==> flow/design.v <==
module rom
(
     clk_i
    ,rst_i
    ,pc_i
    ,w_rom_data_i
    ,w_rom_addr_i
    ,en_w_rom_i
    ,inst_o
);
    input clk_i;
    input rst_i;
    input [15:0] pc_i;
    input [31:0] w_rom_data_i;
    input [15:0] w_rom_addr_i;
    input en_w_rom_i; 
    output reg [31:0] inst_o;
reg [31:0] ROM[31:0];
integer row;
always @(posedge clk_i) begin
    if (rst_i == 1'b1) begin
        inst_o <= 32'b00010001010000000000000000000000;
        for(row = 0; row <= 31; row = row + 1)
            ROM[row] <= 32'b00010001010000000000000000000000;
    end
    else if (en_w_rom_i == 1'b1) begin
        inst_o <= 32'b00010001000000000000000000000000;
        ROM[w_rom_addr_i[4:0]] <= w_rom_data_i;
    end
    else begin
        inst_o <= ROM[pc_i[4:0]];
    end
end
endmodule
module ram
(
     clk_i
    ,rst_i
    ,en_w_ram_i
    ,w_ram_data_i
    ,w_ram_addr_i
    ,r_ram_addr_i
    ,r_ram_data_o
);
    input clk_i;
    input rst_i;
    input en_w_ram_i;
    input [7:0] w_ram_data_i;
    input [15:0] w_ram_addr_i;
    input [15:0] r_ram_addr_i;
    output reg [7:0] r_ram_data_o;
reg [7:0] RAM[31:0];
integer row;
always @(posedge clk_i) begin
    if (rst_i == 1'b1) begin
        r_ram_data_o <= 0;
        for(row = 0; row <= 31; row = row + 1)
            RAM[row] <= 0;
    end
    else if (en_w_ram_i == 1'b1) begin
        r_ram_data_o <= 0;
        RAM[w_ram_addr_i[4:0]] <= w_ram_data_i;
    end
    else begin
        r_ram_data_o <= RAM[r_ram_addr_i[4:0]];
    end
end
endmodule
module register
(
     clk_i
    ,rst_i
    ,en_w_reg_i
    ,w_reg_data_1_i
    ,w_reg_data_2_i
    ,w_reg_addr_1_i
    ,w_reg_addr_2_i
    ,r_reg_addr_1_i
    ,r_reg_addr_2_i
    ,r_reg_addr_3_i
    ,r_reg_addr_4_i
    ,r_reg_data_1_o
    ,r_reg_data_2_o
    ,r_reg_data_3_o
    ,r_reg_data_4_o
    ,reg_watcher_o
);
    input clk_i;
    input rst_i;
    input en_w_reg_i;
    input [7:0] w_reg_data_1_i;
    input [7:0] w_reg_data_2_i;
    input [4:0] w_reg_addr_1_i;
    input [4:0] w_reg_addr_2_i;
    input [4:0] r_reg_addr_1_i;
    input [4:0] r_reg_addr_2_i;
    input [4:0] r_reg_addr_3_i;
    input [4:0] r_reg_addr_4_i;
    output reg [7:0] r_reg_data_1_o;
    output reg [7:0] r_reg_data_2_o;
    output reg [7:0] r_reg_data_3_o;
    output reg [7:0] r_reg_data_4_o;
    output wire [7:0] reg_watcher_o;
reg [7:0] REG[31:0];  
integer row;
always @(posedge clk_i) begin
    if (rst_i == 1'b1) begin
        r_reg_data_1_o <= 0;
        r_reg_data_2_o <= 0;
        r_reg_data_3_o <= 0;
        r_reg_data_4_o <= 0;
        for(row = 0; row <= 31; row = row + 1)
            REG[row] <= 0;
    end
    else if (en_w_reg_i == 1'b1) begin
        r_reg_data_1_o <= 0;
        r_reg_data_2_o <= 0;
        r_reg_data_3_o <= 0;
        r_reg_data_4_o <= 0;
        REG[w_reg_addr_1_i] <= w_reg_data_1_i;
        REG[w_reg_addr_2_i] <= w_reg_data_2_i;
    end
    else begin
        r_reg_data_1_o <= REG[r_reg_addr_1_i];
        r_reg_data_2_o <= REG[r_reg_addr_2_i];
        r_reg_data_3_o <= REG[r_reg_addr_3_i];
        r_reg_data_4_o <= REG[r_reg_addr_4_i];
    end
end
assign reg_watcher_o = REG[5'd22];
endmodule
module inst_mode
(
     clk_i
    ,rst_i
    ,mode_sel_i
    ,imm_inst_i
    ,rom_inst_i
    ,inst_o
);
    input clk_i;
    input rst_i;
    input mode_sel_i;
    input [31:0] imm_inst_i;
    input [31:0] rom_inst_i;
    output [31:0] inst_o;
reg [1:0] bubble_counter;
always @(posedge clk_i) begin
    if (rst_i == 1'b1) begin
        bubble_counter <= 0;
    end
    else if(mode_sel_i == 1'b1) begin
        if (bubble_counter == 3) begin
            bubble_counter <= 0;
        end
        else begin
            bubble_counter <= bubble_counter + 1;
        end
    end
    else begin
        bubble_counter <= 0;
    end
end
assign inst_o = (bubble_counter == 0)?((mode_sel_i)?rom_inst_i:imm_inst_i):32'b00010001000000000000000000000000;
endmodule
module decode
(
     inst_i
    ,alu_o
    ,pc_o
    ,reg_o
    ,imm_o
    ,mem_o
    ,reg_addr_1_o
    ,reg_addr_2_o
    ,reg_addr_3_o
    ,reg_addr_4_o
    ,ram_addr_o
    ,imm_data_1_o
    ,imm_data_2_o
    ,npu_ram_addr_o
    ,npu_w_reg_addr_o
);
    input [31:0] inst_i;
    output [7:0] alu_o;
    output [1:0] pc_o;
    output [1:0] reg_o;
    output imm_o;
    output mem_o;
    output [4:0] reg_addr_1_o;
    output [4:0] reg_addr_2_o;
    output [4:0] reg_addr_3_o;
    output [4:0] reg_addr_4_o;
    output [15:0] ram_addr_o;
    output [7:0] imm_data_1_o;
    output [7:0] imm_data_2_o;
    output [7:0] npu_ram_addr_o;
    output [4:0] npu_w_reg_addr_o;
function [4:0] reg_addr_1;
    input [31:0] inst_i;
    case(inst_i[19])
        1'b1: begin
            case(inst_i[31:24])
                8'b00000001: reg_addr_1 = inst_i[9:5];
                8'b00000010: reg_addr_1 = inst_i[9:5];
                8'b00000101: reg_addr_1 = inst_i[9:5];
                8'b00000110: reg_addr_1 = inst_i[9:5];
                8'b00000111: reg_addr_1 = inst_i[9:5];
                8'b00001000: reg_addr_1 = inst_i[9:5];
                8'b00001001: reg_addr_1 = inst_i[9:5];
                8'b00001010: reg_addr_1 = inst_i[9:5];
                default: reg_addr_1 = 8'b00000000;
            endcase
        end
        1'b0: begin
            case(inst_i[31:24])
                8'b00000001: reg_addr_1 = inst_i[17:13];
                8'b00000010: reg_addr_1 = inst_i[17:13];
                8'b00000011: reg_addr_1 = inst_i[17:13];
                8'b00000100: reg_addr_1 = inst_i[17:13];
                8'b00000101: reg_addr_1 = inst_i[17:13];
                8'b00000110: reg_addr_1 = inst_i[17:13];
                8'b00000111: reg_addr_1 = inst_i[17:13];
                8'b00001000: reg_addr_1 = inst_i[17:13];
                8'b00001001: reg_addr_1 = inst_i[17:13];
                8'b00001010: reg_addr_1 = inst_i[17:13];            
                8'b00001011: reg_addr_1 = inst_i[17:13];
                8'b00001101: reg_addr_1 = inst_i[17:13];
                8'b00001110: reg_addr_1 = inst_i[17:13];
                8'b00001111: reg_addr_1 = inst_i[17:13];
                8'b00010000: reg_addr_1 = inst_i[17:13];
                8'b00010001: reg_addr_1 = 8'b00000000;
                8'b00010010:  reg_addr_1 = 5'd27;
                default: reg_addr_1 = 8'b00000000;
            endcase
        end
        default: reg_addr_1 = 8'b00000000;
    endcase
endfunction
function [4:0] reg_addr_2;
    input [31:0] inst_i;
    case(inst_i[19])
        1'b1: begin
            case(inst_i[31:24])
                8'b00000001: reg_addr_2 = inst_i[4:0];
                8'b00000010: reg_addr_2 = inst_i[4:0];
                8'b00000101: reg_addr_2 = inst_i[4:0];
                8'b00000110: reg_addr_2 = inst_i[4:0];
                8'b00001000: reg_addr_2 = inst_i[4:0];
                8'b00001001: reg_addr_2 = inst_i[4:0];
                default: reg_addr_2 = 8'b00000000;
            endcase
        end
        1'b0: begin
            case(inst_i[31:24])
                8'b00000001: reg_addr_2 = inst_i[12:8];
                8'b00000010: reg_addr_2 = inst_i[12:8];
                8'b00000011: reg_addr_2 = inst_i[12:8];
                8'b00000100: reg_addr_2 = inst_i[12:8];
                8'b00000101: reg_addr_2 = inst_i[12:8];
                8'b00000110: reg_addr_2 = inst_i[12:8];
                8'b00000111: reg_addr_2 = inst_i[12:8];
                8'b00001000: reg_addr_2 = inst_i[12:8];
                8'b00001001: reg_addr_2 = inst_i[12:8];
                8'b00001010: reg_addr_2 = inst_i[12:8];            
                8'b00001011: reg_addr_2 = inst_i[12:8];
                8'b00001101: reg_addr_2 = inst_i[12:8];
                8'b00001110: reg_addr_2 = inst_i[12:8];
                8'b00001111: reg_addr_2 = inst_i[12:8];
                8'b00010000: reg_addr_2 = inst_i[12:8];
                8'b00010001: reg_addr_2 = 8'b00000000;
                default: reg_addr_2 = 8'b00000000;
            endcase
        end
        default: reg_addr_2 = 8'b00000000;
    endcase
endfunction
function [4:0] reg_addr_3;
    input [31:0] inst_i;
    case(inst_i[19])
        1'b1: begin
            case(inst_i[31:24])
                default: reg_addr_3 = 8'b00000000;
            endcase
        end
        1'b0: begin
            case(inst_i[31:24])
                8'b00000001: reg_addr_3 = inst_i[7:3];
                8'b00000010: reg_addr_3 = inst_i[7:3];
                8'b00000011: reg_addr_3 = inst_i[7:3];
                8'b00000100: reg_addr_3 = 5'd24;
                8'b00000101: reg_addr_3 = inst_i[7:3];
                8'b00000110: reg_addr_3 = inst_i[7:3];
                8'b00001000: reg_addr_3 = inst_i[7:3];
                8'b00001001: reg_addr_3 = inst_i[7:3];           
                8'b00001011: reg_addr_3 = inst_i[7:3];
                8'b00001110: reg_addr_3 = 5'd30;
                8'b00001111: reg_addr_3 = 5'd30;
                8'b00010000: reg_addr_3 = inst_i[7:3];
                8'b00010001: reg_addr_3 = 8'b00000000;
                default: reg_addr_3 = 8'b00000000;
            endcase
        end
        default: reg_addr_3 = 8'b00000000;
    endcase
endfunction
function [4:0] reg_addr_4;
    input [31:0] inst_i;
    case(inst_i[19])
        1'b1: begin
            case(inst_i[31:24])
                default: reg_addr_4 = 8'b00000000;
            endcase
        end
        1'b0: begin
            case(inst_i[31:24])
                8'b00000100: reg_addr_4 = 5'd23;
                8'b00001110: reg_addr_4 = 5'd29;
                8'b00001111: reg_addr_4 = 5'd29;
                8'b00010001: reg_addr_4 = 8'b00000000;
                default: reg_addr_4 = 8'b00000000;
            endcase
        end
        default: reg_addr_4 = 8'b00000000;
    endcase
endfunction
function [7:0] imm_data_1;
    input [31:0]inst_i;
    case(inst_i[19])
        1'b1: begin
            case(inst_i[31:24])
                8'b00000001: imm_data_1 = inst_i[17:10];
                8'b00000010: imm_data_1 = inst_i[17:10];
                8'b00000101: imm_data_1 = inst_i[17:10];
                8'b00000110: imm_data_1 = inst_i[17:10];
                8'b00000111: imm_data_1 = inst_i[17:10];
                8'b00001000: imm_data_1 = inst_i[17:10];
                8'b00001001: imm_data_1 = inst_i[17:10];
                8'b00001010: imm_data_1 = inst_i[17:10];
                8'b00001100: imm_data_1 = inst_i[17:10];
                default: imm_data_1 = 8'b00000000;
            endcase
        end
        1'b0: begin
            case(inst_i[31:24])
                default: imm_data_1 = 8'b00000000;
            endcase
        end
        default: imm_data_1 = 8'b00000000;
    endcase
endfunction
function [7:0] imm_data_2;
    input [31:0]inst_i;
    case(inst_i[19])
        1'b1: begin
            case(inst_i[31:24])
                8'b00001100: imm_data_2 = inst_i[9:2];
                default: imm_data_2 = 8'b00000000;
            endcase
        end
        1'b0: begin
            case(inst_i[31:24])
                default: imm_data_2 = 8'b00000000;
            endcase
        end
        default: imm_data_2 = 8'b00000000;
    endcase
endfunction
assign alu_o = inst_i[31:24];
assign pc_o = inst_i[23:22];
assign reg_o = inst_i[21:20];
assign imm_o = inst_i[19];
assign mem_o = inst_i[18];
assign reg_addr_1_o = reg_addr_1(inst_i);
assign reg_addr_2_o = reg_addr_2(inst_i);
assign reg_addr_3_o = reg_addr_3(inst_i);
assign reg_addr_4_o = reg_addr_4(inst_i);
assign ram_addr_o = (alu_o == 8'b00001100)?inst_i[17:2]:8'b00000000;
assign imm_data_1_o = imm_data_1(inst_i);
assign imm_data_2_o = imm_data_2(inst_i);
assign npu_ram_addr_o = inst_i[17:10];
assign npu_w_reg_addr_o = inst_i[9:5];
endmodule
module inst_buffer
(
     clk_i
    ,rst_i
    ,alu_i
    ,pc_i
    ,reg_i
    ,imm_i
    ,mem_i
    ,reg_addr_1_i
    ,reg_addr_2_i
    ,reg_addr_3_i
    ,reg_addr_4_i
    ,ram_addr_i
    ,imm_data_1_i
    ,imm_data_2_i
    ,npu_ram_addr_i
    ,npu_w_reg_addr_i
    ,alu_o
    ,pc_o
    ,reg_o
    ,imm_o
    ,mem_o
    ,reg_addr_1_o
    ,reg_addr_2_o
    ,reg_addr_3_o
    ,reg_addr_4_o
    ,ram_addr_o
    ,imm_data_1_o
    ,imm_data_2_o
    ,npu_ram_addr_o
    ,npu_w_reg_addr_o
);
    input clk_i;
    input rst_i;
    input [7:0] alu_i;
    input [1:0] pc_i;
    input [1:0] reg_i;
    input imm_i;
    input mem_i;
    input [4:0] reg_addr_1_i;
    input [4:0] reg_addr_2_i;
    input [4:0] reg_addr_3_i;
    input [4:0] reg_addr_4_i;
    input [15:0] ram_addr_i;
    input [7:0] imm_data_1_i;
    input [7:0] imm_data_2_i;
    input [7:0] npu_ram_addr_i;
    input [4:0] npu_w_reg_addr_i;
    output reg [7:0] alu_o;
    output reg [1:0] pc_o;
    output reg [1:0] reg_o;
    output reg imm_o;
    output reg mem_o;
    output reg [4:0] reg_addr_1_o;
    output reg [4:0] reg_addr_2_o;
    output reg [4:0] reg_addr_3_o;
    output reg [4:0] reg_addr_4_o;
    output reg [15:0] ram_addr_o;
    output reg [7:0] imm_data_1_o;
    output reg [7:0] imm_data_2_o;
    output reg [7:0] npu_ram_addr_o;
    output reg [4:0] npu_w_reg_addr_o;
always @(posedge clk_i) begin
    if (rst_i == 1'b1) begin
        alu_o <= 0;
        pc_o <= 0;
        reg_o <= 0;
        imm_o <= 0;
        mem_o <= 0;
        reg_addr_1_o <= 0;
        reg_addr_2_o <= 0;
        reg_addr_3_o <= 0;
        reg_addr_4_o <= 0;
        ram_addr_o <= 0;
        npu_ram_addr_o <= 0;
        npu_w_reg_addr_o <= 0;
    end
    else begin
        alu_o <= alu_i;
        pc_o <= pc_i;
        reg_o <= reg_i;
        imm_o <= imm_i;
        mem_o <= mem_i;
        reg_addr_1_o <= reg_addr_1_i;
        reg_addr_2_o <= reg_addr_2_i;
        reg_addr_3_o <= reg_addr_3_i;
        reg_addr_4_o <= reg_addr_4_i;
        ram_addr_o <= ram_addr_i;
        imm_data_1_o <= imm_data_1_i;
        imm_data_2_o <= imm_data_2_i;
        npu_ram_addr_o <= npu_ram_addr_i;
        npu_w_reg_addr_o <= npu_w_reg_addr_i;
    end
end
endmodule
module alu
(
     clk_i
    ,rst_i
    ,mode_sel_i
    ,alu_i
    ,pc_i
    ,reg_i
    ,imm_i
    ,mem_i
    ,reg_addr_1_i
    ,reg_addr_2_i
    ,reg_addr_3_i
    ,reg_addr_4_i
    ,ram_addr_i
    ,imm_data_1_i
    ,imm_data_2_i
    ,r_ram_data_i
    ,r_reg_data_1_i
    ,r_reg_data_2_i
    ,r_reg_data_3_i
    ,r_reg_data_4_i
    ,r_pc_data_i
    ,en_w_reg_o
    ,en_w_ram_o
    ,w_ram_data_o
    ,w_ram_addr_o
    ,w_reg_data_1_o
    ,w_reg_data_2_o
    ,w_reg_addr_1_o
    ,w_reg_addr_2_o
    ,w_pc_data_o
);
    input clk_i;
    input rst_i;
    input mode_sel_i;
    input [7:0] alu_i;
    input [1:0] pc_i;
    input [1:0] reg_i;
    input imm_i;
    input mem_i;
    input [4:0] reg_addr_1_i;
    input [4:0] reg_addr_2_i;
    input [4:0] reg_addr_3_i;
    input [4:0] reg_addr_4_i;
    input [15:0] ram_addr_i;
    input [7:0] imm_data_1_i;
    input [7:0] imm_data_2_i;
    input [7:0] r_ram_data_i;
    input [7:0] r_reg_data_1_i;
    input [7:0] r_reg_data_2_i;
    input [7:0] r_reg_data_3_i;
    input [7:0] r_reg_data_4_i;
    input [15:0] r_pc_data_i;
    output reg en_w_reg_o;
    output reg en_w_ram_o;
    output reg [7:0] w_ram_data_o;
    output reg [15:0] w_ram_addr_o;
    output reg [7:0] w_reg_data_1_o;
    output reg [7:0] w_reg_data_2_o;
    output reg [4:0] w_reg_addr_1_o;
    output reg [4:0] w_reg_addr_2_o;
    output reg [15:0] w_pc_data_o;
wire [15:0] mul_imm_rslt;
wire [15:0] mul_reg_rslt;
wire [15:0] div_rslt;
assign mul_imm_rslt = r_reg_data_1_i * imm_data_1_i;
assign mul_reg_rslt = r_reg_data_1_i * r_reg_data_2_i;
assign div_rslt = ({r_reg_data_1_i, r_reg_data_2_i} == 16'd0) ? 16'hFFFF :
                  {r_reg_data_3_i, r_reg_data_4_i}/{r_reg_data_1_i, r_reg_data_2_i};
always @(posedge clk_i) begin
    if (rst_i == 1'b1) begin
        en_w_reg_o <= 0;
        en_w_ram_o <= 0;
        w_ram_data_o <= 0;
        w_ram_addr_o <= 0;
        w_reg_data_1_o <= 0;
        w_reg_data_2_o <= 0;
        w_reg_addr_1_o <= 0;
        w_reg_addr_2_o <= 0;
        w_pc_data_o <= 0;
    end
    else begin
        case(alu_i)
            8'b00000001: begin
                if (imm_i == 1'b1) begin
                    if (imm_data_1_i[7] == 1 && r_reg_data_1_i[7] == 1) begin
                        w_reg_addr_1_o <= reg_addr_2_i;
                        w_reg_addr_2_o <= 5'd26;
                        w_reg_data_1_o <= imm_data_1_i + r_reg_data_1_i;
                        w_reg_data_2_o <= 8'b11111111;
                    end
                    else begin
                        w_reg_addr_1_o <= reg_addr_2_i;
                        w_reg_addr_2_o <= 5'd26;
                        w_reg_data_1_o <= imm_data_1_i + r_reg_data_1_i;
                        w_reg_data_2_o <= 8'b00000000;
                    end
                end
                else begin
                    if (r_reg_data_2_i[7] == 1 && r_reg_data_1_i[7] == 1) begin
                        w_reg_addr_1_o <= reg_addr_3_i;
                        w_reg_addr_2_o <= 5'd26;
                        w_reg_data_1_o <= r_reg_data_2_i + r_reg_data_1_i;
                        w_reg_data_2_o <= 8'b11111111;
                    end
                    else begin
                        w_reg_addr_1_o <= reg_addr_3_i;
                        w_reg_addr_2_o <= 5'd26;
                        w_reg_data_1_o <= r_reg_data_2_i + r_reg_data_1_i;
                        w_reg_data_2_o <= 8'b00000000;
                    end
                end
                en_w_reg_o <= 1;
                en_w_ram_o <= 0;
                w_ram_data_o <= 0;
                w_ram_addr_o <= 0;
                if (mode_sel_i == 1'b0) begin
                    w_pc_data_o <= r_pc_data_i;
                end
                else begin
                    if (r_pc_data_i >= 31) begin
                        w_pc_data_o <= 0;
                    end
                    else begin
                        w_pc_data_o <= r_pc_data_i + 1;
                    end
                end
            end
            8'b00000010: begin
                if (imm_i == 1'b1) begin
                    w_reg_addr_1_o <= reg_addr_2_i;
                    w_reg_addr_2_o <= 5'd25;
                    w_reg_data_1_o <= r_reg_data_1_i - imm_data_1_i;
                    if (imm_data_1_i <= r_reg_data_1_i) begin
                        w_reg_data_2_o <= 8'b00000000;
                    end
                    else begin
                        w_reg_data_2_o <= 8'b11111111;
                    end
                end
                else begin
                    w_reg_addr_1_o <= reg_addr_3_i;
                    w_reg_addr_2_o <= 5'd25;
                    w_reg_data_1_o <= r_reg_data_1_i - r_reg_data_2_i;
                    if (r_reg_data_2_i <= r_reg_data_1_i) begin
                        w_reg_data_2_o <= 8'b00000000;
                    end
                    else begin
                        w_reg_data_2_o <= 8'b11111111;
                    end
                end
                en_w_reg_o <= 1;
                en_w_ram_o <= 0;
                w_ram_data_o <= 0;
                w_ram_addr_o <= 0;
                if (mode_sel_i == 1'b0) begin
                    w_pc_data_o <= r_pc_data_i;
                end
                else begin
                    if (r_pc_data_i >= 31) begin
                        w_pc_data_o <= 0;
                    end
                    else begin
                        w_pc_data_o <= r_pc_data_i + 1;
                    end
                end
            end
            8'b00000011: begin
                if (imm_i == 1'b1) begin
                    w_reg_addr_1_o <= 5'd24;
                    w_reg_addr_2_o <= 5'd23;
                    w_reg_data_1_o <= mul_imm_rslt[15:8];
                    w_reg_data_2_o <= mul_imm_rslt[7:0];
                end
                else begin
                    w_reg_addr_1_o <= 5'd24;
                    w_reg_addr_2_o <= 5'd23;
                    w_reg_data_1_o <= mul_reg_rslt[15:8];
                    w_reg_data_2_o <= mul_reg_rslt[7:0];
                end
                en_w_reg_o <= 1;
                en_w_ram_o <= 0;
                w_ram_data_o <= 0;
                w_ram_addr_o <= 0;
                if (mode_sel_i == 1'b0) begin
                    w_pc_data_o <= r_pc_data_i;
                end
                else begin
                    if (r_pc_data_i >= 31) begin
                        w_pc_data_o <= 0;
                    end
                    else begin
                        w_pc_data_o <= r_pc_data_i + 1;
                    end
                end
            end
            8'b00000100: begin
                if (imm_i == 1'b1) begin
                    en_w_reg_o <= 0;
                    en_w_ram_o <= 0;
                    w_ram_data_o <= 0;
                    w_ram_addr_o <= 0;
                    w_reg_data_1_o <= 0;
                    w_reg_data_2_o <= 0;
                    w_reg_addr_1_o <= 0;
                    w_reg_addr_2_o <= 0;
                end
                else begin
                    w_reg_addr_1_o <= 5'd24;
                    w_reg_addr_2_o <= 5'd23;
                    w_reg_data_1_o <= div_rslt[15:8];
                    w_reg_data_2_o <= div_rslt[7:0];
                end
                en_w_reg_o <= 1;
                en_w_ram_o <= 0;
                w_ram_data_o <= 0;
                w_ram_addr_o <= 0;
                if (mode_sel_i == 1'b0) begin
                    w_pc_data_o <= r_pc_data_i;
                end
                else begin
                    if (r_pc_data_i >= 31) begin
                        w_pc_data_o <= 0;
                    end
                    else begin
                        w_pc_data_o <= r_pc_data_i + 1;
                    end
                end
            end
            8'b00000101: begin
                if (imm_i == 1'b1) begin
                    w_reg_addr_1_o <= reg_addr_2_i;
                    w_reg_data_1_o <= imm_data_1_i & r_reg_data_1_i;
                end
                else begin
                    w_reg_addr_1_o <= reg_addr_3_i;
                    w_reg_data_1_o <= r_reg_data_2_i & r_reg_data_1_i;
                end
                w_reg_addr_2_o <= 5'd0;
                w_reg_data_2_o <= 8'b00000000;
                en_w_reg_o <= 1;
                en_w_ram_o <= 0;
                w_ram_data_o <= 0;
                w_ram_addr_o <= 0;
                if (mode_sel_i == 1'b0) begin
                    w_pc_data_o <= r_pc_data_i;
                end
                else begin
                    if (r_pc_data_i >= 31) begin
                        w_pc_data_o <= 0;
                    end
                    else begin
                        w_pc_data_o <= r_pc_data_i + 1;
                    end
                end
            end
            8'b00000110: begin
                if (imm_i == 1'b1) begin
                    w_reg_addr_1_o <= reg_addr_2_i;
                    w_reg_data_1_o <= imm_data_1_i | r_reg_data_1_i;
                end
                else begin
                    w_reg_addr_1_o <= reg_addr_3_i;
                    w_reg_data_1_o <= r_reg_data_2_i | r_reg_data_1_i;
                end
                w_reg_addr_2_o <= 5'd0;
                w_reg_data_2_o <= 8'b00000000;
                en_w_reg_o <= 1;
                en_w_ram_o <= 0;
                w_ram_data_o <= 0;
                w_ram_addr_o <= 0;
                if (mode_sel_i == 1'b0) begin
                    w_pc_data_o <= r_pc_data_i;
                end
                else begin
                    if (r_pc_data_i >= 31) begin
                        w_pc_data_o <= 0;
                    end
                    else begin
                        w_pc_data_o <= r_pc_data_i + 1;
                    end
                end
            end
            8'b00000111: begin
                if (imm_i == 1'b1) begin
                    w_reg_addr_1_o <= reg_addr_1_i;
                    w_reg_data_1_o <= ~ imm_data_1_i;
                end
                else begin
                    w_reg_addr_1_o <= reg_addr_2_i;
                    w_reg_data_1_o <= ~ r_reg_data_1_i;
                end
                w_reg_addr_2_o <= 5'd0;
                w_reg_data_2_o <= 8'b00000000;
                en_w_reg_o <= 1;
                en_w_ram_o <= 0;
                w_ram_data_o <= 0;
                w_ram_addr_o <= 0;
                if (mode_sel_i == 1'b0) begin
                    w_pc_data_o <= r_pc_data_i;
                end
                else begin
                    if (r_pc_data_i >= 31) begin
                        w_pc_data_o <= 0;
                    end
                    else begin
                        w_pc_data_o <= r_pc_data_i + 1;
                    end
                end
            end
            8'b00001000: begin
                if (imm_i == 1'b1) begin
                    w_reg_addr_1_o <= reg_addr_2_i;
                    w_reg_data_1_o <= r_reg_data_1_i >> imm_data_1_i;
                end
                else begin
                    w_reg_addr_1_o <= reg_addr_3_i;
                    w_reg_data_1_o <= r_reg_data_1_i >> r_reg_data_2_i;
                end
                w_reg_addr_2_o <= 5'd0;
                w_reg_data_2_o <= 8'b00000000;
                en_w_reg_o <= 1;
                en_w_ram_o <= 0;
                w_ram_data_o <= 0;
                w_ram_addr_o <= 0;
                if (mode_sel_i == 1'b0) begin
                    w_pc_data_o <= r_pc_data_i;
                end
                else begin
                    if (r_pc_data_i >= 31) begin
                        w_pc_data_o <= 0;
                    end
                    else begin
                        w_pc_data_o <= r_pc_data_i + 1;
                    end
                end
            end
            8'b00001001: begin
                if (imm_i == 1'b1) begin
                    w_reg_addr_1_o <= reg_addr_2_i;
                    w_reg_data_1_o <= r_reg_data_1_i << imm_data_1_i;
                end
                else begin
                    w_reg_addr_1_o <= reg_addr_3_i;
                    w_reg_data_1_o <= r_reg_data_1_i << r_reg_data_2_i;
                end
                w_reg_addr_2_o <= 5'd0;
                w_reg_data_2_o <= 8'b00000000;
                en_w_reg_o <= 1;
                en_w_ram_o <= 0;
                w_ram_data_o <= 0;
                w_ram_addr_o <= 0;
                if (mode_sel_i == 1'b0) begin
                    w_pc_data_o <= r_pc_data_i;
                end
                else begin
                    if (r_pc_data_i >= 31) begin
                        w_pc_data_o <= 0;
                    end
                    else begin
                        w_pc_data_o <= r_pc_data_i + 1;
                    end
                end
            end
            8'b00001010: begin
                if (imm_i == 1'b1) begin
                    w_reg_addr_1_o <= reg_addr_1_i;
                    w_reg_data_1_o <= imm_data_1_i;
                end
                else begin
                    w_reg_addr_1_o <= reg_addr_2_i;
                    w_reg_data_1_o <= r_reg_data_1_i;
                end
                w_reg_addr_2_o <= 5'd0;
                w_reg_data_2_o <= 8'b00000000;
                en_w_reg_o <= 1;
                en_w_ram_o <= 0;
                w_ram_data_o <= 0;
                w_ram_addr_o <= 0;
                if (mode_sel_i == 1'b0) begin
                    w_pc_data_o <= r_pc_data_i;
                end
                else begin
                    if (r_pc_data_i >= 31) begin
                        w_pc_data_o <= 0;
                    end
                    else begin
                        w_pc_data_o <= r_pc_data_i + 1;
                    end
                end
            end
            8'b00001011: begin
                if (imm_i == 1'b1) begin
                    en_w_reg_o <= 0;
                    en_w_ram_o <= 0;
                    w_ram_data_o <= 0;
                    w_ram_addr_o <= 0;
                    w_reg_data_1_o <= 0;
                    w_reg_data_2_o <= 0;
                    w_reg_addr_1_o <= 0;
                    w_reg_addr_2_o <= 0;
                end
                else begin
                    w_reg_addr_1_o <= 5'd0;
                    w_reg_data_1_o <= 8'b00000000;
                    w_reg_addr_2_o <= 5'd0;
                    w_reg_data_2_o <= 8'b00000000;
                    en_w_reg_o <= 0;
                    en_w_ram_o <= 1;
                    w_ram_data_o <= r_reg_data_1_i;
                    w_ram_addr_o <= {r_reg_data_2_i,r_reg_data_3_i};
                end
                if (mode_sel_i == 1'b0) begin
                    w_pc_data_o <= r_pc_data_i;
                end
                else begin
                    if (r_pc_data_i >= 31) begin
                        w_pc_data_o <= 0;
                    end
                    else begin
                        w_pc_data_o <= r_pc_data_i + 1;
                    end
                end
            end
            8'b00001100: begin
                if (imm_i == 1'b1) begin
                    en_w_reg_o <= 1;
                    en_w_ram_o <= 0;
                    w_ram_data_o <= 0;
                    w_ram_addr_o <= 0;
                    w_reg_data_1_o <= r_ram_data_i;
                    w_reg_data_2_o <= 5'd0;
                    w_reg_addr_1_o <= 5'd28;
                    w_reg_addr_2_o <= 8'b00000000;
                end
                else begin
                    en_w_reg_o <= 0;
                    en_w_ram_o <= 0;
                    w_ram_data_o <= 0;
                    w_ram_addr_o <= 0;
                    w_reg_data_1_o <= 0;
                    w_reg_data_2_o <= 0;
                    w_reg_addr_1_o <= 0;
                    w_reg_addr_2_o <= 0;
                end
                if (mode_sel_i == 1'b0) begin
                    w_pc_data_o <= r_pc_data_i;
                end
                else begin
                    if (r_pc_data_i >= 31) begin
                        w_pc_data_o <= 0;
                    end
                    else begin
                        w_pc_data_o <= r_pc_data_i + 1;
                    end
                end
            end
            8'b00001101: begin
                if (imm_i == 1'b1) begin
                    en_w_reg_o <= 0;
                    en_w_ram_o <= 0;
                    w_ram_data_o <= 0;
                    w_ram_addr_o <= 0;
                    w_reg_data_1_o <= 0;
                    w_reg_data_2_o <= 0;
                    w_reg_addr_1_o <= 0;
                    w_reg_addr_2_o <= 0;
                    w_pc_data_o <= r_pc_data_i + 1;
                end
                else begin
                    w_pc_data_o <= {r_reg_data_1_i,r_reg_data_2_i};
                end
            end
            8'b00001110: begin
                if (imm_i == 1'b1) begin
                    en_w_reg_o <= 0;
                    en_w_ram_o <= 0;
                    w_ram_data_o <= 0;
                    w_ram_addr_o <= 0;
                    w_reg_data_1_o <= 0;
                    w_reg_data_2_o <= 0;
                    w_reg_addr_1_o <= 0;
                    w_reg_addr_2_o <= 0;
                    w_pc_data_o <= r_pc_data_i + 1;
                end
                else begin
                    if (r_reg_data_1_i == r_reg_data_2_i) begin
                        w_pc_data_o <= {r_reg_data_3_i,r_reg_data_4_i};
                    end
                    else begin
                        w_pc_data_o <= r_pc_data_i + 1;
                    end
                end
            end
            8'b00001111: begin
                if (imm_i == 1'b1) begin
                    en_w_reg_o <= 0;
                    en_w_ram_o <= 0;
                    w_ram_data_o <= 0;
                    w_ram_addr_o <= 0;
                    w_reg_data_1_o <= 0;
                    w_reg_data_2_o <= 0;
                    w_reg_addr_1_o <= 0;
                    w_reg_addr_2_o <= 0;
                    w_pc_data_o <= r_pc_data_i + 1;
                end
                else begin
                    if (r_reg_data_1_i != r_reg_data_2_i) begin
                        w_pc_data_o <= {r_reg_data_3_i,r_reg_data_4_i};
                    end
                    else begin
                        w_pc_data_o <= r_pc_data_i + 1;
                    end
                end
            end
            8'b00010000: begin
                if (imm_i == 1'b1) begin
                    en_w_reg_o <= 0;
                    w_reg_data_1_o <= 0;
                    w_reg_data_2_o <= 0;
                    w_reg_addr_1_o <= 0;
                    w_reg_addr_2_o <= 0;
                end
                else begin
                    en_w_reg_o <= 1;
                    w_reg_data_1_o <= (r_reg_data_1_i > r_reg_data_2_i)?r_reg_data_1_i:r_reg_data_2_i;
                    w_reg_data_2_o <= (r_reg_data_1_i > r_reg_data_2_i)?8'b11111111:8'b00000000;
                    w_reg_addr_1_o <= r_reg_data_3_i;
                    w_reg_addr_2_o <= 5'd31;
                end
                en_w_ram_o <= 0;
                w_ram_data_o <= 0;
                w_ram_addr_o <= 0;
                if (mode_sel_i == 1'b0) begin
                    w_pc_data_o <= r_pc_data_i;
                end
                else begin
                    if (r_pc_data_i >= 31) begin
                        w_pc_data_o <= 0;
                    end
                    else begin
                        w_pc_data_o <= r_pc_data_i + 1;
                    end
                end
            end
            8'b00010001: begin
                en_w_ram_o <= 0;
                en_w_reg_o <= 0;
                w_ram_data_o <= 0;
                w_ram_addr_o <= 0;
                w_reg_data_1_o <= 0;
                w_reg_data_2_o <= 0;
                w_reg_addr_1_o <= 0;
                w_reg_addr_2_o <= 0;
                if (pc_i == 2'b00 || pc_i == 2'b11 || mode_sel_i == 1'b0) begin
                    w_pc_data_o <= r_pc_data_i;
                end
                else begin
                    if (r_pc_data_i >= 31) begin
                        w_pc_data_o <= 0;
                    end
                    else begin
                        w_pc_data_o <= r_pc_data_i + 1;
                    end
                end
            end
            8'b00010010: begin  
                if (imm_i == 1'b1) begin
                    en_w_reg_o <= 0;
                    en_w_ram_o <= 0;
                    w_ram_data_o <= 0;
                    w_ram_addr_o <= 0;
                    w_reg_data_1_o <= 0;
                    w_reg_data_2_o <= 0;
                    w_reg_addr_1_o <= 0;
                    w_reg_addr_2_o <= 0;
                    if (mode_sel_i == 1'b0) begin
                        w_pc_data_o <= r_pc_data_i;
                    end
                    else begin
                        if (r_pc_data_i >= 31) begin
                            w_pc_data_o <= 0;
                        end
                        else begin
                            w_pc_data_o <= r_pc_data_i + 1;
                        end
                    end
                end
                else begin
                    en_w_reg_o <= 0;
                    en_w_ram_o <= 0;
                    w_ram_data_o <= 0;
                    w_ram_addr_o <= 0;
                    w_reg_data_1_o <= 0;
                    w_reg_data_2_o <= 0;
                    w_reg_addr_1_o <= 0;
                    w_reg_addr_2_o <= 0;
                    if (mode_sel_i == 1'b0) begin
                        w_pc_data_o <= r_pc_data_i;
                    end
                    else begin
                        if (r_pc_data_i >= 31) begin
                            w_pc_data_o <= 0;
                        end
                        else begin
                            w_pc_data_o <= r_pc_data_i + 1;
                        end
                    end
                end
            end
            default: begin
                en_w_ram_o <= 0;
                en_w_reg_o <= 0;
                w_ram_data_o <= 0;
                w_ram_addr_o <= 0;
                w_reg_data_1_o <= 0;
                w_reg_data_2_o <= 0;
                w_reg_addr_1_o <= 0;
                w_reg_addr_2_o <= 0;
                if (mode_sel_i == 1'b0) begin
                    w_pc_data_o <= r_pc_data_i;
                end
                else begin
                    if (r_pc_data_i >= 31) begin
                        w_pc_data_o <= 0;
                    end
                    else begin
                        w_pc_data_o <= r_pc_data_i + 1;
                    end
                end
            end
        endcase
    end
end
endmodule
module isc_cpu_top
(
     clk_i
    ,rst_i
    ,rst_rom_i
    ,mode_sel_i
    ,en_w_rom_i
    ,w_rom_addr_i
    ,w_rom_data_i
    ,instruction_i
    ,reg_watcher_o
    ,pc_o
    ,wb_en_o
    ,wb_addr_1_o
    ,wb_data_1_o
    ,wb_addr_2_o
    ,wb_data_2_o
);
    input clk_i;
    input rst_i;
    input rst_rom_i;
    input mode_sel_i;
    input en_w_rom_i;
    input [15:0] w_rom_addr_i;
    input [31:0] w_rom_data_i;
    input [31:0] instruction_i;
    output [7:0] reg_watcher_o;
    output [15:0] pc_o;
    output wb_en_o;
    output [4:0] wb_addr_1_o;
    output [7:0] wb_data_1_o;
    output [4:0] wb_addr_2_o;
    output [7:0] wb_data_2_o;
wire [15:0] pc_s30;
wire [1:0] pc_sgin_s12;
wire [1:0] pc_sgin_s23;
wire [31:0] rom_inst_s12;
wire [31:0] inst_s12;
wire [7:0] alu_s12;
wire [1:0] reg_s12;
wire imm_s12;
wire mem_s12;
wire [4:0] r_reg_addr_1_s12;
wire [4:0] r_reg_addr_2_s12;
wire [4:0] r_reg_addr_3_s12;
wire [4:0] r_reg_addr_4_s12;
wire [15:0] r_ram_addr_s12;
wire [7:0] imm_data_1_s12;
wire [7:0] imm_data_2_s12;
wire [7:0] npu_ram_addr_s12;
wire [4:0] npu_w_reg_addr_s12;
wire [7:0] alu_s23;
wire [1:0] reg_s23;
wire imm_s23;
wire mem_s23;
wire [4:0] r_reg_addr_1_s23;
wire [4:0] r_reg_addr_2_s23;
wire [4:0] r_reg_addr_3_s23;
wire [4:0] r_reg_addr_4_s23;
wire [15:0] r_ram_addr_s23;
wire [7:0] imm_data_1_s23;
wire [7:0] imm_data_2_s23;
wire [7:0] npu_ram_addr_s23;
wire [4:0] npu_w_reg_addr_s23;
wire [7:0] r_reg_data_1;
wire [7:0] r_reg_data_2;
wire [7:0] r_reg_data_3;
wire [7:0] r_reg_data_4;
wire [7:0] r_ram_data;
wire en_w_reg;
wire en_w_ram;
wire [7:0] w_ram_data;
wire [15:0] w_ram_addr;
wire [7:0] w_reg_data_1;
wire [7:0] w_reg_data_2;
wire [4:0] w_reg_addr_1;
wire [4:0] w_reg_addr_2;
rom rom(
     .clk_i(clk_i)
    ,.rst_i(rst_rom_i)
    ,.pc_i(pc_s30)
    ,.w_rom_data_i(w_rom_data_i)
    ,.w_rom_addr_i(w_rom_addr_i)
    ,.en_w_rom_i(en_w_rom_i)
    ,.inst_o(rom_inst_s12)
);
inst_mode inst_mode(
     .clk_i(clk_i)
    ,.rst_i(rst_i)
    ,.mode_sel_i(mode_sel_i)
    ,.imm_inst_i(instruction_i)
    ,.rom_inst_i(rom_inst_s12)
    ,.inst_o(inst_s12)
);
decode decode(
     .inst_i(inst_s12)
    ,.alu_o(alu_s12)
    ,.pc_o(pc_sgin_s12)
    ,.reg_o(reg_s12)
    ,.imm_o(imm_s12)
    ,.mem_o(mem_s12)
    ,.reg_addr_1_o(r_reg_addr_1_s12)
    ,.reg_addr_2_o(r_reg_addr_2_s12)
    ,.reg_addr_3_o(r_reg_addr_3_s12)
    ,.reg_addr_4_o(r_reg_addr_4_s12)
    ,.ram_addr_o(r_ram_addr_s12)
    ,.imm_data_1_o(imm_data_1_s12)
    ,.imm_data_2_o(imm_data_2_s12)
    ,.npu_ram_addr_o(npu_ram_addr_s12)
    ,.npu_w_reg_addr_o(npu_w_reg_addr_s12)
);
ram ram(
     .clk_i(clk_i)
    ,.rst_i(rst_i)
    ,.en_w_ram_i(en_w_ram)
    ,.w_ram_data_i(w_ram_data)
    ,.w_ram_addr_i(w_ram_addr)
    ,.r_ram_addr_i(r_ram_addr_s12)
    ,.r_ram_data_o(r_ram_data)
);
register register(
     .clk_i(clk_i)
    ,.rst_i(rst_i)
    ,.en_w_reg_i(en_w_reg)
    ,.w_reg_data_1_i(w_reg_data_1)
    ,.w_reg_data_2_i(w_reg_data_2)
    ,.w_reg_addr_1_i(w_reg_addr_1)
    ,.w_reg_addr_2_i(w_reg_addr_2)
    ,.r_reg_addr_1_i(r_reg_addr_1_s12)
    ,.r_reg_addr_2_i(r_reg_addr_2_s12)
    ,.r_reg_addr_3_i(r_reg_addr_3_s12)
    ,.r_reg_addr_4_i(r_reg_addr_4_s12)
    ,.r_reg_data_1_o(r_reg_data_1)
    ,.r_reg_data_2_o(r_reg_data_2)
    ,.r_reg_data_3_o(r_reg_data_3)
    ,.r_reg_data_4_o(r_reg_data_4)
    ,.reg_watcher_o(reg_watcher_o)
);
inst_buffer inst_buffer(
     .clk_i(clk_i)
    ,.rst_i(rst_i)
    ,.alu_i(alu_s12)
    ,.pc_i(pc_sgin_s12)
    ,.reg_i(reg_s12)
    ,.imm_i(imm_s12)
    ,.mem_i(mem_s12)
    ,.reg_addr_1_i(r_reg_addr_1_s12)
    ,.reg_addr_2_i(r_reg_addr_2_s12)
    ,.reg_addr_3_i(r_reg_addr_3_s12)
    ,.reg_addr_4_i(r_reg_addr_4_s12)
    ,.ram_addr_i(r_ram_addr_s12)
    ,.imm_data_1_i(imm_data_1_s12)
    ,.imm_data_2_i(imm_data_2_s12)
    ,.npu_ram_addr_i(npu_ram_addr_s12)
    ,.npu_w_reg_addr_i(npu_w_reg_addr_s12)
    ,.alu_o(alu_s23)
    ,.pc_o(pc_sgin_s23)
    ,.reg_o(reg_s23)
    ,.imm_o(imm_s23)
    ,.mem_o(mem_s23)
    ,.reg_addr_1_o(r_reg_addr_1_s23)
    ,.reg_addr_2_o(r_reg_addr_2_s23)
    ,.reg_addr_3_o(r_reg_addr_3_s23)
    ,.reg_addr_4_o(r_reg_addr_4_s23)
    ,.ram_addr_o(r_ram_addr_s23)
    ,.imm_data_1_o(imm_data_1_s23)
    ,.imm_data_2_o(imm_data_2_s23)
    ,.npu_ram_addr_o(npu_ram_addr_s23)
    ,.npu_w_reg_addr_o(npu_w_reg_addr_s23)
);
alu alu(
     .clk_i(clk_i)
    ,.rst_i(rst_i)
    ,.mode_sel_i(mode_sel_i)
    ,.alu_i(alu_s23)
    ,.pc_i(pc_sgin_s23)
    ,.reg_i(reg_s23)
    ,.imm_i(imm_s23)
    ,.mem_i(mem_s23)
    ,.reg_addr_1_i(r_reg_addr_1_s23)
    ,.reg_addr_2_i(r_reg_addr_2_s23)
    ,.reg_addr_3_i(r_reg_addr_3_s23)
    ,.reg_addr_4_i(r_reg_addr_4_s23)
    ,.ram_addr_i(r_ram_addr_s23)
    ,.imm_data_1_i(imm_data_1_s23)
    ,.imm_data_2_i(imm_data_2_s23)
    ,.r_ram_data_i(r_ram_data)
    ,.r_reg_data_1_i(r_reg_data_1)
    ,.r_reg_data_2_i(r_reg_data_2)
    ,.r_reg_data_3_i(r_reg_data_3)
    ,.r_reg_data_4_i(r_reg_data_4)
    ,.r_pc_data_i(pc_s30)
    ,.en_w_reg_o(en_w_reg)
    ,.en_w_ram_o(en_w_ram)
    ,.w_ram_data_o(w_ram_data)
    ,.w_ram_addr_o(w_ram_addr)
    ,.w_reg_data_1_o(w_reg_data_1)
    ,.w_reg_data_2_o(w_reg_data_2)
    ,.w_reg_addr_1_o(w_reg_addr_1)
    ,.w_reg_addr_2_o(w_reg_addr_2)
    ,.w_pc_data_o(pc_s30)
);
assign pc_o = pc_s30;
assign wb_en_o = en_w_reg;
assign wb_addr_1_o = w_reg_addr_1;
assign wb_data_1_o = w_reg_data_1;
assign wb_addr_2_o = w_reg_addr_2;
assign wb_data_2_o = w_reg_data_2;
endmodule
Subject: tool reports on isc_cpu_top

Hi,

# Reports on isc_cpu_top

Each step is given for the RTL above and for the edited RTL.
Lines under "original" count in the file above, lines under "edited" in the edited file.
"difference" is "edited" less "original", of the values as shown.
Cell names lack the library's common part.
Not given: --

Top: isc_cpu_top
Clock input: clk_i
Cell library: sky130hd
Library corner: tt_025C_1v80

# Diff

Unified diff, file above to edited file.
The edit is scripted: it alters the design's behaviour and was not made to optimise anything.

```diff
@@ -447,5 +447,4 @@
 always @(posedge clk_i) begin
     if (rst_i == 1'b1) begin
-        alu_o <= 0;
         pc_o <= 0;
         reg_o <= 0;
@@ -461,5 +460,4 @@
     end
     else begin
-        alu_o <= alu_i;
         pc_o <= pc_i;
         reg_o <= reg_i;
@@ -477,4 +475,5 @@
     end
 end
+always @(*) alu_o = alu_i;
 endmodule
 module alu
```

# After elaboration

Yosys after proc, flatten, opt, wreduce and memory -nomap, before mapping. Print and check cells are not counted.
Yosys's memory passes give these memory sizes; they may raise the number of words (mostly to a power of two), join words into wider ones and drop unused or constant bits.

Word-level totals:

| what                    | original | edited | difference |
| bits in registers       | 125      | 117    | -8 |
| bits in latches         | 0        | 0      | 0 |
| RAM bits                | 1536     | 1536   | 0 |
| memory bits (read-only) | 0        | 0      | 0 |
| memories kept           | 3        | 3      | 0 |
| input bits              | 85       | 85     | 0 |
| cells after elaboration | 210      | 192    | -18 |

Operators by class:

| what                             | original | edited | difference |
| add/sub/neg operators            | 6        | 6      | 0 |
| $mul                             | 2        | 2      | 0 |
| div/mod/pow operators            | 1        | 1      | 0 |
| order comparisons                | 4        | 4      | 0 |
| equal/unequal tests              | 40       | 24     | -16 |
| shifts and indexed selects       | 4        | 4      | 0 |
| multiplexer cells                | 98       | 98     | 0 |
| bitwise gates (word level)       | 9        | 9      | 0 |
| reductions and logical operators | 24       | 23     | -1 |

Operator list:

| cell                                                             | original | edited | difference |
| 8-bit by 4-bit == test with 1-bit output (second input constant) | 16       | 8      | -8 |
| 8-bit by 3-bit == test with 1-bit output (second input constant) | 8        | 4      | -4 |
| 8-bit by 2-bit == test with 1-bit output (second input constant) | 4        | 2      | -2 |
| 8-bit by 5-bit == test with 1-bit output (second input constant) | 4        | 3      | -1 |
| 8-bit by 1-bit == test with 1-bit output (second input constant) | 2        | 1      | -1 |
| 6-bit OR reduction                                               | 2        | 1      | -1 |
| 8-bit two-way mux                                                | 32       | 32     | 0 |
| 5-bit two-way mux                                                | 24       | 24     | 0 |
| 1-bit two-way mux                                                | 11       | 11     | 0 |
| 16-bit two-way mux                                               | 9        | 9      | 0 |
| 5-bit case mux with 2-bit select                                 | 7        | 7      | 0 |
| 2-bit OR reduction                                               | 6        | 6      | 0 |
| 32-bit two-way mux                                               | 4        | 4      | 0 |
| 1-bit NOT                                                        | 3        | 3      | 0 |
| 8-bit adder                                                      | 2        | 2      | 0 |
| 8-bit AND                                                        | 2        | 2      | 0 |
| 2-bit == test (second input constant)                            | 2        | 2      | 0 |
| 8-bit less-or-equal comparator                                   | 2        | 2      | 0 |
| 1-bit logical AND                                                | 2        | 2      | 0 |
| 2-bit logical NOT                                                | 2        | 2      | 0 |
| 1-bit logical OR                                                 | 2        | 2      | 0 |
| 8-bit by 8-bit multiplier with 16-bit output                     | 2        | 2      | 0 |
| 8-bit NOT                                                        | 2        | 2      | 0 |
| 8-bit OR                                                         | 2        | 2      | 0 |
| 8-bit case mux with 2-bit select                                 | 2        | 2      | 0 |
| 3-bit OR reduction                                               | 2        | 2      | 0 |
| 9-bit OR reduction                                               | 2        | 2      | 0 |
| 8-bit by 8-bit << shifter with 8-bit output                      | 2        | 2      | 0 |

Not every row of either side is listed.

# Longest topological paths

Yosys ltp: most cells in a row. Word level: on the elaborated netlist, between registers, memories and ports. Mapped: between sequential cells and ports; inverters and the memories' decode and read muxes count.

Depth:

| what                          | original | edited | difference |
| depth after elaboration       | 7        | 7      | 0 |
| ABC_AREA                      | 0        | 0      | -- |
| gate-level depth with buffers | 138      | 137    | -1 |
| mapped depth without buffers  | 128      | 128    | 0 |

# After synthesis

Yosys stat after the flow's synthesis: flattened, memories mapped to cells. It holds for the ABC_AREA given above (unset counts as 0); a run with the other value may have another netlist.

Mapped netlist:

| what               | original | edited  | difference |
| cell count         | 7887     | 8048    | +161 |
| mapped area (um^2) | 92170.9  | 92257.2 | +86.3 |
| flip-flops         | 1607     | 1599    | -8 |
| buffers            | 650      | 657     | +7 |

Cell types:

| type     | original | edited | difference |
| mux2i_1  | 429      | 177    | -252 |
| nand2_1  | 576      | 744    | +168 |
| clkbuf_1 | 545      | 487    | -58 |
| o211ai_1 | 52       | 103    | +51 |
| nor2_1   | 396      | 445    | +49 |
| nand4_1  | 22       | 68     | +46 |
| buf_2    | 37       | 79     | +42 |
| o22ai_1  | 88       | 52     | -36 |
| a21oi_1  | 171      | 205    | +34 |
| o221ai_1 | 73       | 39     | -34 |
| mux2_2   | 58       | 91     | +33 |
| nor2b_1  | 21       | 54     | +33 |
| a31oi_1  | 75       | 102    | +27 |
| a32oi_1  | 25       | 3      | -22 |
| nor3_1   | 99       | 120    | +21 |
| nor4_1   | 35       | 16     | -19 |
| a211o_1  | 6        | 23     | +17 |
| o311ai_0 | 0        | 17     | +17 |

Not every row of either side is listed.
The figures by module come from a second, unflattened synthesis with its own total; it is not the netlist above.

Unflattened totals:

| what                                           | original | edited   | difference |
| cell total of the unflattened synthesis        | 7750     | 7717     | -33 |
| area total of the unflattened synthesis (um^2) | 101036.9 | 100645.3 | -391.6 |

Rows give one instance, submodules left out.

Modules, original:

| module      | times used | cells | area (um^2) | seq. area (um^2) |
| rom         | 1          | 2880  | 47122.7     | 31390.1 |
| register    | 1          | 1387  | 20424.6     | 8328.0 |
| alu         | 1          | 2327  | 17280.3     | 1361.3 |
| ram         | 1          | 789   | 12259.3     | 7847.5 |
| inst_buffer | 1          | 150   | 2344.7      | 1741.7 |
| decode      | 1          | 138   | 907.1       | 0.0 |
| inst_mode   | 1          | 79    | 698.2       | 40.0 |
| isc_cpu_top | 1          | 0     | 0.0         | 0.0 |

Modules, edited:

| module      | times used | cells | area (um^2) | seq. area (um^2) |
| rom         | 1          | 2880  | 47122.7     | 31390.1 |
| register    | 1          | 1387  | 20430.8     | 8328.0 |
| alu         | 1          | 2303  | 17075.1     | 1361.3 |
| ram         | 1          | 789   | 12283.0     | 7847.5 |
| inst_buffer | 1          | 141   | 2128.3      | 1581.5 |
| decode      | 1          | 138   | 907.1       | 0.0 |
| inst_mode   | 1          | 79    | 698.2       | 40.0 |
| isc_cpu_top | 1          | 0     | 0.0         | 0.0 |

# Worst setup path after synthesis

Path of least setup slack by OpenSTA after synthesis, without wires, with an ideal clock, recovery checks aside; 20% of the period is set as input and as output delay. Where synthesis merged equal registers, the netlist keeps one of their names.

Timing after synthesis:

| what                                | original                            | edited                              | difference |
| path type                           | reg-to-reg                          | reg-to-reg                          | -- |
| from                                | register register.r_reg_data_2_o[0] | register register.r_reg_data_2_o[0] | -- |
| to                                  | register alu.w_reg_data_2_o[0]      | register alu.w_reg_data_2_o[0]      | -- |
| clock period (ns)                   | 40.0                                | 40.0                                | 0.0 |
| setup time (ns)                     | 0.157                               | 0.132                               | -0.025 |
| launch time at the first pin (ns)   | 0.000                               | 0.000                               | 0.000 |
| arrival time (ns)                   | 27.127                              | 27.118                              | -0.009 |
| data required time (ns)             | 39.843                              | 39.868                              | +0.025 |
| setup slack (ns)                    | 12.716                              | 12.750                              | +0.034 |
| delay of the path (ns)              | 27.284                              | 27.250                              | -0.034 |
| driving pins on the path            | 125                                 | 125                                 | 0 |
| path buffers                        | 10                                  | 10                                  | 0 |
| period reached after synthesis (ns) | 27.284                              | 27.25                               | -0.034 |

"delay of the path" = arrival - input delay + setup time.
"driving pins on the path" counts driving pins, that of a launching flip-flop among them; a cell with two outputs on the path counts twice.
"period reached after synthesis" = period - worst setup slack (recovery checks aside). The figure is calculated, with input and output delays left at 20% of the set period.
Between the ends stands the longest chain of elaborated cells between them, by number of cells; it is not shown to be the way that was timed. Of several equally long chains one is given.
A line is the first line of the expression or statement that the cell stems from. Yosys adds cells for indexed reads and writes and turns some case tables into memories.
At most two assigning lines are given for a register; there are more.

On the way, after synthesis, original:
Path through: dfxtp_1 clkinv_1 ha_1 nor4b_1 o21bai_1 o21ai_0 ha_1 o21a_1 o21a_1 nand2_1 mux2_2 ha_1 or4b_2 a21oi_1 o21ai_0 a21boi_0 ha_1 o21ai_0 [89 not listed] nand3_1 nand4_1 a31oi_1 and2_1 o21ai_1 nand2_1 o21a_1 ha_1 a21o_1 a21o_1 a21o_1 a21oi_1 nor2b_1 o21ai_0 nand2_1 nor3_1 a21o_1 a31oi_1
Cells in the longest elaborated chain: 4

RTL lines, path after synthesis, original:

| what                                        | RTL line | source |
| start: declaration                          | 100      | `output reg [7:0] r_reg_data_2_o;` |
| 16-bit by 16-bit divider with 16-bit output | 549      | `{r_reg_data_3_i, r_reg_data_4_i}/{r_reg_data_1_i, r_reg_data_2_i};` |
| 16-bit two-way mux                          | 548      | `assign div_rslt = ({r_reg_data_1_i, r_reg_data_2_i} == 16'd0) ? 16'hFFFF :` |
| 8-bit two-way mux                           | 678      | `if (imm_i == 1'b1) begin` |
| 8-bit case mux with 6-bit select            | 563      | `case(alu_i)` |
| end: assignment                             | 653      | `w_reg_data_2_o <= mul_imm_rslt[7:0];` |
| end: assignment                             | 659      | `w_reg_data_2_o <= mul_reg_rslt[7:0];` |
| end: declaration                            | 539      | `output reg [7:0] w_reg_data_2_o;` |

On the way, after synthesis, edited:
Path through: dfxtp_1 clkinv_1 ha_1 and4_1 a21oi_1 nor2_1 nor2_1 a31oi_1 ha_1 o21ai_0 a211o_1 nor2_1 a21oi_1 ha_1 or2_2 o221ai_1 mux2i_1 o22ai_1 [89 not listed] or3_1 o31ai_1 o211ai_1 a31oi_1 nor2b_1 o21ai_0 clkbuf_1 o21ai_0 ha_1 a21o_1 a21o_1 a21o_1 a21oi_1 nor2b_1 o21ai_0 a2111oi_0 o21ai_0 a21oi_1
Cells in the longest elaborated chain: 4

RTL lines, path after synthesis, edited:

| what                                        | RTL line | source |
| start: declaration                          | 100      | `output reg [7:0] r_reg_data_2_o;` |
| 16-bit by 16-bit divider with 16-bit output | 548      | `{r_reg_data_3_i, r_reg_data_4_i}/{r_reg_data_1_i, r_reg_data_2_i};` |
| 16-bit two-way mux                          | 547      | `assign div_rslt = ({r_reg_data_1_i, r_reg_data_2_i} == 16'd0) ? 16'hFFFF :` |
| 8-bit two-way mux                           | 677      | `if (imm_i == 1'b1) begin` |
| 8-bit case mux with 6-bit select            | 562      | `case(alu_i)` |
| end: assignment                             | 652      | `w_reg_data_2_o <= mul_imm_rslt[7:0];` |
| end: assignment                             | 658      | `w_reg_data_2_o <= mul_reg_rslt[7:0];` |
| end: declaration                            | 538      | `output reg [7:0] w_reg_data_2_o;` |

# Path in the finished layout

Path of least setup slack in the final report of the runs of pair 1 (OpenROAD, finished layout, wires in). Where an end is a register, its clock arrival counts in the times.

Timing post-layout:

| what                              | original                            | edited                              | difference |
| path type                         | reg-to-reg                          | reg-to-reg                          | -- |
| from                              | register register.r_reg_data_1_o[6] | register register.r_reg_data_1_o[5] | -- |
| to                                | register alu.w_reg_data_2_o[0]      | register alu.w_reg_data_2_o[0]      | -- |
| clock period (ns)                 | 34.3                                | 34.3                                | 0.0 |
| setup time (ns)                   | 0.13                                | 0.14                                | +0.01 |
| launch time at the first pin (ns) | 0.85                                | 0.87                                | +0.02 |
| arrival time (ns)                 | 32.60                               | 32.26                               | -0.34 |
| data required time (ns)           | 34.99                               | 34.96                               | -0.03 |
| setup slack (ns)                  | 2.39                                | 2.70                                | +0.31 |
| driving pins on the path          | 115                                 | 115                                 | 0 |
| path buffers                      | 3                                   | 2                                   | -1 |

Between the ends stands the longest chain of elaborated cells between them, by number of cells; it is not shown to be the way that was timed. Of several equally long chains one is given.
At most two assigning lines are given for a register; there are more.

On the way, post-layout, original:
Path through: dfxtp_1 buf_4 nor4_1 nand3_1 o21ai_0 o21ai_0 ha_1 o21a_1 o21a_1 nand2_1 mux2_2 ha_1 o21bai_1 a21oi_1 nand2_1 mux2_2 ha_1 o21ai_0 [79 not listed] a31oi_1 and2_1 o21ai_1 buf_4 nor2_1 a21oi_1 o21a_1 ha_1 a21o_1 a21o_1 a21o_1 a21oi_1 nor2b_1 o21ai_0 nand2_1 nor3_1 a21o_1 a31oi_1
Cells in the longest elaborated chain: 4

RTL lines, path post-layout, original:

| what                                        | RTL line | source |
| start: declaration                          | 99       | `output reg [7:0] r_reg_data_1_o;` |
| 16-bit by 16-bit divider with 16-bit output | 549      | `{r_reg_data_3_i, r_reg_data_4_i}/{r_reg_data_1_i, r_reg_data_2_i};` |
| 16-bit two-way mux                          | 548      | `assign div_rslt = ({r_reg_data_1_i, r_reg_data_2_i} == 16'd0) ? 16'hFFFF :` |
| 8-bit two-way mux                           | 678      | `if (imm_i == 1'b1) begin` |
| 8-bit case mux with 6-bit select            | 563      | `case(alu_i)` |
| end: assignment                             | 653      | `w_reg_data_2_o <= mul_imm_rslt[7:0];` |
| end: assignment                             | 659      | `w_reg_data_2_o <= mul_reg_rslt[7:0];` |
| end: declaration                            | 539      | `output reg [7:0] w_reg_data_2_o;` |

On the way, post-layout, edited:
Path through: dfxtp_1 buf_4 nor4_4 and3_1 nand2_1 nor2_1 nor2_1 a31oi_1 ha_1 o21ai_0 a211o_1 nor2_1 nor2_1 a21oi_1 ha_1 o21a_1 o221ai_1 mux2i_1 [79 not listed] a21oi_1 a22oi_1 ha_1 or3_1 o31ai_1 o211ai_1 a31oi_1 nor2b_1 o21a_1 nor2_1 a21oi_1 ha_1 a21o_1 a21o_1 a211oi_1 o21ai_0 o21ai_0 a21oi_1
Cells in the longest elaborated chain: 4

RTL lines, path post-layout, edited:

| what                                        | RTL line | source |
| start: declaration                          | 99       | `output reg [7:0] r_reg_data_1_o;` |
| 16-bit by 16-bit divider with 16-bit output | 548      | `{r_reg_data_3_i, r_reg_data_4_i}/{r_reg_data_1_i, r_reg_data_2_i};` |
| 16-bit two-way mux                          | 547      | `assign div_rslt = ({r_reg_data_1_i, r_reg_data_2_i} == 16'd0) ? 16'hFFFF :` |
| 8-bit two-way mux                           | 677      | `if (imm_i == 1'b1) begin` |
| 8-bit case mux with 6-bit select            | 562      | `case(alu_i)` |
| end: assignment                             | 652      | `w_reg_data_2_o <= mul_imm_rslt[7:0];` |
| end: assignment                             | 658      | `w_reg_data_2_o <= mul_reg_rslt[7:0];` |
| end: declaration                            | 538      | `output reg [7:0] w_reg_data_2_o;` |

# Measured runs

Runs of the flow (Yosys, OpenROAD) on both versions; the two runs of a pair have the same settings. The constraints put input and output delay at 20% of the set period each and load the outputs with 0.01 pF.

Flow settings, pair 1:
CORE_UTILIZATION: 40
PLACE_DENSITY: 0.6
period_ns: 34.3
CAP_MARGIN: 20
CORE_MARGIN: 2
SLEW_MARGIN: 20

Measured results, pair 1:

| what                                    | original | edited   | difference |
| synthesized cell area (um^2)            | 92170.9  | 92257.2  | +86.3 |
| die footprint (um^2)                    | 234285.0 | 234503.0 | +218.0 |
| standard-cell area after routing (um^2) | 101815.0 | 101780.0 | -35.0 |
| final utilization (%)                   | 44.4     | 44.3     | -0.1 |
| lowest setup slack (ns)                 | 2.391    | 2.701    | +0.310 |
| total negative setup slack (ns)         | 0.000    | 0.000    | 0.000 |
| post-route worst hold slack (ns)        | 0.458    | 0.463    | +0.005 |
| clock period reached (ns)               | 31.909   | 31.599   | -0.310 |

Flow settings, pair 2:
ABC_AREA: 0
CAP_MARGIN: 0
CELL_PAD_IN_SITES_GLOBAL_PLACEMENT: 0
CORE_UTILIZATION: 65
MIN_ROUTING_LAYER: met1
PLACE_DENSITY_LB_ADDON: 0.04
SETUP_SLACK_MARGIN: -1.87
period_ns: 37.4
CORE_MARGIN: 2
SLEW_MARGIN: 20

Measured results, pair 2:

| what                                    | original | edited   | difference |
| synthesized cell area (um^2)            | 92170.9  | 92257.2  | +86.3 |
| die footprint (um^2)                    | 144830.0 | 144963.0 | +133.0 |
| standard-cell area after routing (um^2) | 99857.0  | 99711.9  | -145.1 |
| final utilization (%)                   | 70.8     | 70.6     | -0.2 |
| lowest setup slack (ns)                 | 4.201    | 5.925    | +1.724 |
| total negative setup slack (ns)         | 0.000    | 0.000    | 0.000 |
| post-route worst hold slack (ns)        | 0.462    | 0.479    | +0.017 |
| clock period reached (ns)               | 33.199   | 31.475   | -1.724 |

By "clock period reached" is meant the clock period of the run minus its worst setup slack. This is arithmetic on one report: input and output delays are still those of the set period (20% each).

Regards
